==> flow/design.v <==
module shifter(in, shift, out);
  input [15:0] in;
  input [1:0] shift;
  output reg [15:0] out;
  always @(*) begin
    case(shift)
      2'b00: out = in;   
      2'b01: out = in << 1;   
      2'b10: out = in >> 1;   
      2'b11: out = {in[15], in[15:1]};   
      default: out = {16{1'bx}};    
    endcase
  end
endmodule
module ALU(ain, bin, alu_op, out, status);
  input [15:0] ain, bin;
  input [1:0] alu_op;
  output [15:0] out;
  output [2:0] status;
  ALU_result result(ain, bin, alu_op, out);  
  ALU_status result_status(ain, bin, out, status);  
endmodule
module ALU_result(ain, bin, alu_op, out);
  input [15:0] ain, bin;
  input [1:0] alu_op;
  output reg [15:0] out;
  always @(*) begin
    case(alu_op)
      2'b00: out = ain + bin;   
      2'b01: out = ain - bin;   
      2'b10: out = ain & bin;   
      2'b11: out = ~bin;        
      default: out = {16{1'bx}};   
    endcase
  end
endmodule
module ALU_status(ain, bin, alu_result, status);
  input [15:0] ain, bin, alu_result;
  output [2:0] status;
  assign status = {ain[15] & bin[15] & ~alu_result[15],   
                   alu_result[15],         
                   alu_result == 16'b0};   
endmodule
module Load_enabled_register(clk, load, in, out);
  parameter width = 16;  
  input clk, load;
  input [width-1:0] in;
  output [width-1:0] out; 
  reg [width-1:0] out;  
  wire[width-1:0] next_out = load ? in : out;
  always @(posedge clk) begin
    out <= next_out;   
  end
endmodule
module Decoder(in, out);
  parameter in_width = 3;
  parameter out_width = 8;
  input [in_width-1:0] in;
  output [out_width-1:0] out;
  wire [out_width-1:0] out = 1 << in; 
endmodule
module MUX_2in_binary(in1, in0, select, out);
  parameter width = 16;   
  input [width-1:0] in1, in0;
  input select;
  output reg [width-1:0] out;
  always @(*) begin
    case(select)
      1'b0: out = in0;
      1'b1: out = in1;
      default: out = {width{1'bx}};   
    endcase
  end
endmodule
module MUX_4in_binary(in3, in2, in1, in0, select, out);
  parameter width = 16;   
  input [width-1:0] in3, in2, in1, in0;
  input [1:0] select;
  output reg [width-1:0] out;
  always @(*) begin
    case(select)
      2'b00: out = in0;
      2'b01: out = in1;
      2'b10: out = in2;
      2'b11: out = in3;
      default: out = {width{1'bx}};   
    endcase
  end
endmodule
module MUX_8in(in7, in6, in5, in4, in3, in2, in1, in0, select, out);
  parameter width = 16;  
  input [width-1:0] in7, in6, in5, in4, in3, in2, in1, in0;
  input [7:0] select;
  output reg [width-1:0] out;
  always @(*) begin
    case(select)
      8'b00000001: out = in0;
      8'b00000010: out = in1;
      8'b00000100: out = in2;
      8'b00001000: out = in3;
      8'b00010000: out = in4;
      8'b00100000: out = in5;
      8'b01000000: out = in6;
      8'b10000000: out = in7;
      default: out = {width{1'bx}};  
    endcase
  end
endmodule
module Register_file(clk, data_in, write, writenum, readnum, data_out);
  input clk, write;   
  input [2:0] writenum, readnum;   
  input [15:0] data_in;  
  output [15:0] data_out;  
  wire [7:0] decoded_writenum;
  Decoder #(3, 8) decoder_write(writenum, decoded_writenum);
  wire [15:0] R0, R1, R2, R3, R4, R5, R6, R7; 
  Load_enabled_register #(16) R0_reg(clk, write & decoded_writenum[0], data_in, R0);
  Load_enabled_register #(16) R1_reg(clk, write & decoded_writenum[1], data_in, R1);
  Load_enabled_register #(16) R2_reg(clk, write & decoded_writenum[2], data_in, R2);
  Load_enabled_register #(16) R3_reg(clk, write & decoded_writenum[3], data_in, R3);
  Load_enabled_register #(16) R4_reg(clk, write & decoded_writenum[4], data_in, R4);
  Load_enabled_register #(16) R5_reg(clk, write & decoded_writenum[5], data_in, R5);
  Load_enabled_register #(16) R6_reg(clk, write & decoded_writenum[6], data_in, R6);
  Load_enabled_register #(16) R7_reg(clk, write & decoded_writenum[7], data_in, R7);
  wire [7:0] decoded_readnum;
  Decoder #(3, 8) decoder_read(readnum, decoded_readnum);
  MUX_8in #(16) output_multiplexer(R7, R6, R5, R4, R3, R2, R1, R0, decoded_readnum, data_out);
endmodule
module datapath(clk,  
                readnum, vsel, loada, loadb,   
                shift, asel, bsel, ALUop, loadc, loads, sximm5,  
                writenum, write, sximm8, mdata, PC,  
                status, datapath_out  
              );
   input clk, write, asel, bsel, loada, loadb, loadc, loads;
   input [2:0] readnum, writenum;
   input [1:0] ALUop, shift, vsel;
   input [15:0] mdata, sximm8, sximm5;
   input [7:0] PC;
   output [2:0] status;
   output [15:0] datapath_out;  
   wire [15:0] reg_data_in;   
   wire [15:0] reg_data_out;
   Register_file REGFILE(clk, reg_data_in, write, writenum, readnum, reg_data_out);
   wire [15:0] pipeline_reg_A_out, pipeline_reg_B_out;
   Load_enabled_register #(16) pipeline_reg_A(clk, loada, reg_data_out, pipeline_reg_A_out);
   Load_enabled_register #(16) pipeline_reg_B(clk, loadb, reg_data_out, pipeline_reg_B_out);
   wire [15:0] pipeline_reg_B_out_shifted;
   shifter shift_reg_B(pipeline_reg_B_out, shift, pipeline_reg_B_out_shifted);
   wire [15:0] source_operand_A_out, source_operand_B_out;
   MUX_2in_binary source_operand_A(16'b0, pipeline_reg_A_out, asel, source_operand_A_out);
   MUX_2in_binary source_operand_B(sximm5, pipeline_reg_B_out_shifted, bsel, source_operand_B_out);
   wire [15:0] alu_out;
   wire[2:0] alu_status;
   ALU alu_block(source_operand_A_out, source_operand_B_out, ALUop, alu_out, alu_status);
   Load_enabled_register #(3) status_register(clk, loads, alu_status, status);
   Load_enabled_register #(16) pipeline_reg_C(clk, loadc, alu_out, datapath_out);
   MUX_4in_binary writeback_mux(mdata, sximm8, {8'b0, PC}, datapath_out, vsel, reg_data_in);
endmodule
module vDFF(clk,D,Q);
  parameter n=1;
  input clk;
  input [n-1:0] D;
  output [n-1:0] Q;
  reg [n-1:0] Q;
  always @(posedge clk)
    Q <= D;
endmodule
module cpu(clk,reset,s,load,in,out,N,V,Z,w);
  input clk, reset, s, load;
  input [15:0] in;
  output [15:0] out;
  output N, V, Z, w;
  wire [15:0] inst_reg_out;
  Load_enabled_register #(16) instruction_register(clk, load, in, inst_reg_out);
  wire [2:0] nsel, opcode, readnum, writenum;
  wire [1:0] op, ALUop, shift;
  wire [15:0] sximm5, sximm8;
  Inst_dec instruction_decoder(inst_reg_out, nsel, opcode, op, ALUop, sximm5, sximm8, shift, readnum, writenum);
  wire [1:0] vsel;
  wire loada, loadb, asel, bsel, loadc, loads, write; 
  Controller datapath_controller(clk, s, reset, opcode, op, w, loada, loadb, loadc, loads, asel, bsel, vsel, nsel, write);
  datapath DP(.clk(clk),  
                .readnum(readnum), .vsel(vsel), .loada(loada), .loadb(loadb),   
                .shift(shift), .asel(asel), .bsel(bsel), .ALUop(ALUop), .loadc(loadc), .loads(loads), .sximm5(sximm5),  
                .writenum(writenum), .write(write), .sximm8(sximm8), .mdata(16'b0), .PC(8'b0),  
                .status({V, N, Z}), .datapath_out(out)  
              );
endmodule
module Inst_dec(inst_reg, nsel, opcode, op, ALUop, sximm5, sximm8, shift, readnum, writenum);
  input [15:0] inst_reg;
  input [2:0] nsel;
  output [2:0] opcode, readnum, writenum;
  output [1:0] op, ALUop, shift;
  output [15:0] sximm5, sximm8;
  assign opcode = inst_reg[15:13];
  assign op = inst_reg[12:11];
  assign ALUop = op;  
  assign sximm5 = { {11{inst_reg[4]}}, inst_reg[4:0] };   
  assign sximm8 = { {8{inst_reg[7]}}, inst_reg[7:0] };    
  assign shift = inst_reg[4:3];
  assign readnum = (nsel == 3'b001) ? inst_reg[10:8]   
                 : (nsel == 3'b010) ? inst_reg[7:5]    
                 : (nsel == 3'b100) ? inst_reg[2:0]    
                 : 3'bxxx;
  assign writenum = readnum;
endmodule
module Controller(clk, s, reset, opcode, op, w, loada, loadb, loadc, loads, asel, bsel, vsel, nsel, write);
  input clk, s, reset;
  input [2:0] opcode;
  input [1:0] op;
  output w, loada, loadb, loadc, loads, asel, bsel, write;
  output [2:0] nsel;
  output [1:0] vsel;
  wire [2:0] present_state, next_state;
  wire [2:0] next_state_reset = reset ? 3'b000 : next_state;
  reg [15:0] next;
  vDFF #(3) clk_state(clk, next_state_reset, present_state);
  always @(*) begin
    casex({s, opcode, op, present_state})
      {6'b0xxxxx, 3'b000}: next = {3'b000, 13'b1000000000000};   
      {6'b1xxxxx, 3'b000}: next = {3'b001, 13'b1000000000000};  
      {6'bx11010, 3'b001}: next = {3'b101, 13'b0};  
      {6'bx10101, 3'b001}, {6'bx101x0, 3'b001}: next = {3'b010, 13'b0};  
      {6'bx11000, 3'b001}, {6'bx10111, 3'b001}: next = {3'b011, 13'b0};  
      {6'bxxxxxx, 3'b010}: next = {3'b011, 13'b0100000000010};  
      {6'bxxxxxx, 3'b011}: next = {3'b100, 13'b0010000001000};  
      {6'bx11000, 3'b100}: next = {3'b101, 13'b0001010000000};  
      {6'bx10111, 3'b100}, {6'bx101x0, 3'b100}: next = {3'b101, 13'b0001000000000};  
      {6'bx10101, 3'b100}: next = {3'b000, 13'b0000100000000};  
      {6'bx11010, 3'b101}: next = {3'b000, 13'b0000000100011};  
      {6'bxxxxxx, 3'b101}: next = {3'b000, 13'b0000000000101};  
      default: next = {16{1'bx}};
   endcase
  end
  assign {next_state, w, loada, loadb, loadc, loads, asel, bsel, vsel, nsel, write} = next;
endmodule
* Reports on cpu
The steps from the RTL of cpu to its reports follow in flow order. Line numbers count from 1 in the design file above. Operators carry their Yosys type and port widths (W data, S select, Z words). Cell names lack the library's common part. The mark - stands for no value.
Set-up: design top cpu, clock input clk, standard-cell library sky130hd, corner tt_025C_1v80

* Word-level counts
Yosys after proc, flatten, opt, wreduce and memory -nomap, before mapping. Memory bits, and registers merged into a memory's read port (data or address), are not among the register bits. Print and check cells are not counted. Equal cells are merged and count once.
Word-level totals: bits in registers 198, output and inout port bits 20, cells after elaboration 86
Cells by class: add/subtract/negate cells 2, equal/unequal tests 34, shift operators 1, mux-type cells 11, bitwise gates (word level) 15, reduce/logical cells 9
Operators by type and width (number):
- $pmux W16 S11 | 1
- $pmux W16 S8 | 1
- $pmux W16 S4 | 2
- $eq A8 B8 Y1 const B | 9
- $pmux W16 S2 | 2
- $pmux W16 S3 | 1
- $add A16 B16 Y16 | 1
- $sub A16 B16 Y16 | 1
- $and A16 B16 Y16 | 1
- $not A16 Y16 | 1
- $logic_not A16 Y1 | 1
- $mux W16 | 1
- $eq A7 B7 Y1 const B | 2
- $eq A2 B2 Y1 const B | 6
- $and A1 B1 Y1 | 10
- $eq A3 B2 Y1 const B | 3
- $mux W3 | 3
- $shl A2 B3 Y8 const A | 1
- $reduce_or A2 Y1 | 4
- $eq A8 B1 Y1 const B | 1
- $eq A8 B2 Y1 const B | 1
- $eq A8 B3 Y1 const B | 1
- $eq A8 B4 Y1 const B | 1
- $eq A8 B5 Y1 const B | 1
- $eq A8 B6 Y1 const B | 1
- $eq A8 B7 Y1 const B | 1
- $eq A2 B1 Y1 const B | 3
- $logic_not A2 Y1 | 3
Not listed: further kinds 5, cells in them 8.

* Longest topological paths
Yosys ltp: most cells in a row. Word level: on the elaborated netlist, between registers, memories and ports. Mapped: between sequential cells and ports; inverters and the memories' decode and read muxes count.
Logic depth: depth in word-level cells 10, ABC_AREA 0, depth in mapped cells 22, mapped depth without buffers 18

* Synthesis result
Yosys stat after the flow's synthesis: flattened, memories mapped to cells. It holds for the ABC_AREA given above (unset counts as 0); a run with the other value may have another netlist.
Cells by type:
- edfxtp_1 | number 195, area in all 5.86E+03 um^2
- nand2_1 | number 105, area in all 394.128 um^2
- mux4_2 | number 16, area in all 360.346 um^2
- mux2i_1 | number 34, area in all 340.326 um^2
- a21oi_1 | number 39, area in all 195.187 um^2
- nor2_1 | number 52, area in all 195.187 um^2
- ha_1 | number 15, area in all 187.68 um^2
- o21ai_0 | number 27, area in all 135.13 um^2
- and2_1 | number 17, area in all 106.352 um^2
- a21o_1 | number 14, area in all 105.101 um^2
- xor2_1 | number 11, area in all 96.342 um^2
- xnor3_1 | number 4, area in all 90.086 um^2
- nand3_1 | number 17, area in all 85.082 um^2
- nor3_1 | number 16, area in all 80.077 um^2
- xnor2_1 | number 9, area in all 78.826 um^2
- clkbuf_1 | number 20, area in all 75.072 um^2
- nand2b_1 | number 11, area in all 68.816 um^2
- buf_2 | number 13, area in all 65.062 um^2
Other cell types: 71; their cells: 179.
Mapped netlist: mapped cells 794, mapped area 9984.6 um^2, mapped flip-flops 198
By module: a second synthesis without flattening, with its own total; a netlist apart from the flattened one above.
Unflattened totals: cells (unflattened synthesis) 778, area total of the unflattened synthesis 10536.4 um^2
Rows give one instance, submodules left out.
By module:
- Load_enabled_register (width=16) | instances 12, cells 16, area 480.5 um^2
- ALU_result | instances 1, cells 218, area 1437.6 um^2
- MUX_8in (width=16) | instances 1, cells 128, area 963.4 um^2
- MUX_2in_binary | instances 2, cells 18, area 249.0 um^2
- MUX_4in_binary | instances 1, cells 20, area 424.2 um^2
- Inst_dec | instances 1, cells 53, area 419.2 um^2
- shifter | instances 1, cells 51, area 355.3 um^2
- Controller | instances 1, cells 40, area 286.5 um^2
- Decoder | instances 2, cells 8, area 65.1 um^2
- Load_enabled_register (width=3) | instances 1, cells 3, area 90.1 um^2
- vDFF (n=3) | instances 1, cells 3, area 60.1 um^2
- Register_file | instances 1, cells 8, area 50.0 um^2
- ALU_status | instances 1, cells 8, area 48.8 um^2
- cpu | instances 1, cells 1, area 3.8 um^2
Further modules, not shown: 2.

* Worst setup path after synthesis
Source: OpenSTA report_checks on the synthesized netlist (no wires, ideal clock, input and output delay 20% of the period each), path of least setup slack; recovery checks are left aside. Register names are those of the netlist, which keeps one name where synthesis merged equal registers.
Path post-synthesis: kind input port to flip-flop, from in s, to reg DP.REGFILE.R1_reg.out[0], period 10.0 ns, external input delay 2.000 ns, time at the first pin 2.000 ns, arrival 4.996 ns, slack 4.595 ns, delay of the path 3.405 ns, driving pins on the path 9, period reached after synthesis 5.405 ns
"delay of the path" = arrival - input delay + setup time. "driving pins on the path": output pins that drive a net of the path, with the launching flip-flop's if there is one; two outputs of one cell count as two. "period reached after synthesis" is the clock period less the worst setup slack; recovery checks do not enter. This is arithmetic on one report: input and output delays are still those of the set period (20% each). Between the ends stands the longest chain of elaborated cells between them, by number of cells; it is not shown to be the way that was timed. Of several equally long chains one is given. A line is the first line of the expression or statement that the cell stems from. Yosys adds cells for indexed reads and writes and turns some case tables into memories. Only ways into the end's enable, where the timed path ends, are counted here.
On the way, post-synthesis: cells stage by stage o221a_2 -> o2111ai_1 -> nor4_2 -> mux2i_1 -> o21a_1 -> clkbuf_1 -> buf_2 -> o21ai_0 -> nor3_1, cells in the longest elaborated chain 8
Ends and longest elaborated chain, post-synthesis:
- start: declaration | line 170 | input clk, reset, s, load;
- $eq A4 B4 Y1 | line 220 | casex({s, opcode, op, present_state})
- $pmux W16 S11 | line 220
- $eq A3 B3 Y1 | line 204 | : (nsel == 3'b100) ? inst_reg[2:0]
- $mux W3 | line 204
- $mux W3 | line 203 | : (nsel == 3'b010) ? inst_reg[7:5]
- $mux W3 | line 202 | assign readnum = (nsel == 3'b001) ? inst_reg[10:8]
- $shl A2 B3 Y8 | line 60 | wire [out_width-1:0] out = 1 << in;
- $and A1 B1 Y1 | line 118 | Load_enabled_register #(16) R1_reg(clk, write & decoded_writenum[1], data_in, R1);
- end: assignment | line 52 | out <= next_out;
- end: declaration | line 48 | output [width-1:0] out;

* Worst path after layout
From the final timing report of flow run A: the path of least setup slack in the routed layout; clock arrival at registers is part of the times.
Path post-layout: kind input port to flip-flop, from in s, to reg DP.REGFILE.R6_reg.out[3], period 10.0 ns, external input delay 2.00 ns, time at the first pin 2.00 ns, arrival 5.59 ns, slack 4.46 ns, driving pins on the path 9
Between the ends stands the longest chain of elaborated cells between them, by number of cells; it is not shown to be the way that was timed. Of several equally long chains one is given. Only ways into the end's enable, where the timed path ends, are counted here.
On the way, post-layout: cells stage by stage clkdlybuf4s50_1 -> o221a_2 -> o2111ai_1 -> nor4_2 -> mux2i_1 -> o21ai_1 -> buf_4 -> nor2_1 -> and2_1, cells in the longest elaborated chain 8
Ends and longest elaborated chain, post-layout:
- start: declaration | line 170 | input clk, reset, s, load;
- $eq A4 B4 Y1 | line 220 | casex({s, opcode, op, present_state})
- $pmux W16 S11 | line 220
- $eq A3 B3 Y1 | line 204 | : (nsel == 3'b100) ? inst_reg[2:0]
- $mux W3 | line 204
- $mux W3 | line 203 | : (nsel == 3'b010) ? inst_reg[7:5]
- $mux W3 | line 202 | assign readnum = (nsel == 3'b001) ? inst_reg[10:8]
- $shl A2 B3 Y8 | line 60 | wire [out_width-1:0] out = 1 << in;
- $and A1 B1 Y1 | line 123 | Load_enabled_register #(16) R6_reg(clk, write & decoded_writenum[6], data_in, R6);
- end: assignment | line 52 | out <= next_out;
- end: declaration | line 48 | output [width-1:0] out;

Data sheet: physical implementation of cpu

Top module cpu; platform sky130hd; tools Yosys and OpenROAD; 4 stored runs in no particular order. Input and output delays are each 20% of the period that was set; the output load is 0.01 pF.
"achieved period": clock period set for the run, less the worst setup slack. It is reckoned from that one timing run; input and output delays stay at 20% of the period that was set.
"critical path time" is the time allowed to the run's worst setup path (the clock period less input and output delay, where it has them) less its slack. Clock arrival times count: a late capture clock shortens it, a late launch clock lengthens it.
"overall power" is the tool's figure for a default switching activity; nothing was simulated.

* Flow run A | settings: CAP_MARGIN 0; CELL_PAD_IN_SITES_DETAIL_PLACEMENT 1; CELL_PAD_IN_SITES_GLOBAL_PLACEMENT 2; CORE_MARGIN 8; CORE_UTILIZATION 48; CTS_CLUSTER_DIAMETER 188; GPL_ROUTABILITY_DRIVEN 0; HOLD_SLACK_MARGIN -0.1; MAX_ROUTING_LAYER met4; MIN_ROUTING_LAYER met2; TNS_END_PERCENT 35; period_ns 10.0; SLEW_MARGIN 20 | results: chip area in the Yosys report 9,984.6 um^2; full die area 25,672.1 um^2; standard-cell area of the final layout 11,240.8 um^2; utilization in the final report 0.554; lowest setup slack 4.463 ns; setup TNS 0.000 ns; final worst hold slack 0.680 ns; overall power 1.988 mW; achieved period 5.537 ns; critical path time 3.54 ns; kind of the worst setup path input port to flip-flop
* Flow run B | settings: CORE_UTILIZATION 40; period_ns 8.6; CAP_MARGIN 20; CORE_MARGIN 2; SLEW_MARGIN 20 | results: chip area in the Yosys report 9,984.6 um^2; full die area 26,240.8 um^2; standard-cell area of the final layout 11,287.1 um^2; utilization in the final report 0.463; lowest setup slack 3.390 ns; setup TNS 0.000 ns; final worst hold slack 0.641 ns; overall power 2.274 mW; achieved period 5.210 ns; critical path time 3.49 ns; kind of the worst setup path input port to flip-flop
* Flow run C | settings: CAP_MARGIN 40; CORE_MARGIN 8; CORE_UTILIZATION 31; CTS_CLUSTER_DIAMETER 181; HOLD_SLACK_MARGIN 0.24; MIN_ROUTING_LAYER met2; period_ns 10.0; SLEW_MARGIN 20 | results: chip area in the Yosys report 9,984.6 um^2; full die area 38,206.6 um^2; standard-cell area of the final layout 11,452.2 um^2; utilization in the final report 0.362; lowest setup slack 4.728 ns; setup TNS 0.000 ns; final worst hold slack 0.607 ns; overall power 1.968 mW; achieved period 5.272 ns; critical path time 5.27 ns; kind of the worst setup path flip-flop to flip-flop
* Flow run D | settings: ABC_AREA 0; CAP_MARGIN 0; CELL_PAD_IN_SITES_DETAIL_PLACEMENT 1; CELL_PAD_IN_SITES_GLOBAL_PLACEMENT 3; CORE_MARGIN 8; CORE_UTILIZATION 49; CTS_CLUSTER_SIZE 100; GPL_ROUTABILITY_DRIVEN 1; GPL_TIMING_DRIVEN 0; MIN_ROUTING_LAYER met2; PLACE_DENSITY_LB_ADDON 0.21; SETUP_SLACK_MARGIN -0.13; SLEW_MARGIN 20; TNS_END_PERCENT 95; period_ns 6.59 | results: chip area in the Yosys report 9,984.6 um^2; full die area 25,200.0 um^2; standard-cell area of the final layout 11,429.7 um^2; utilization in the final report 0.569; lowest setup slack 0.616 ns; setup TNS 0.000 ns; final worst hold slack 0.643 ns; overall power 3.098 mW; achieved period 5.974 ns; critical path time 5.97 ns; kind of the worst setup path flip-flop to flip-flop
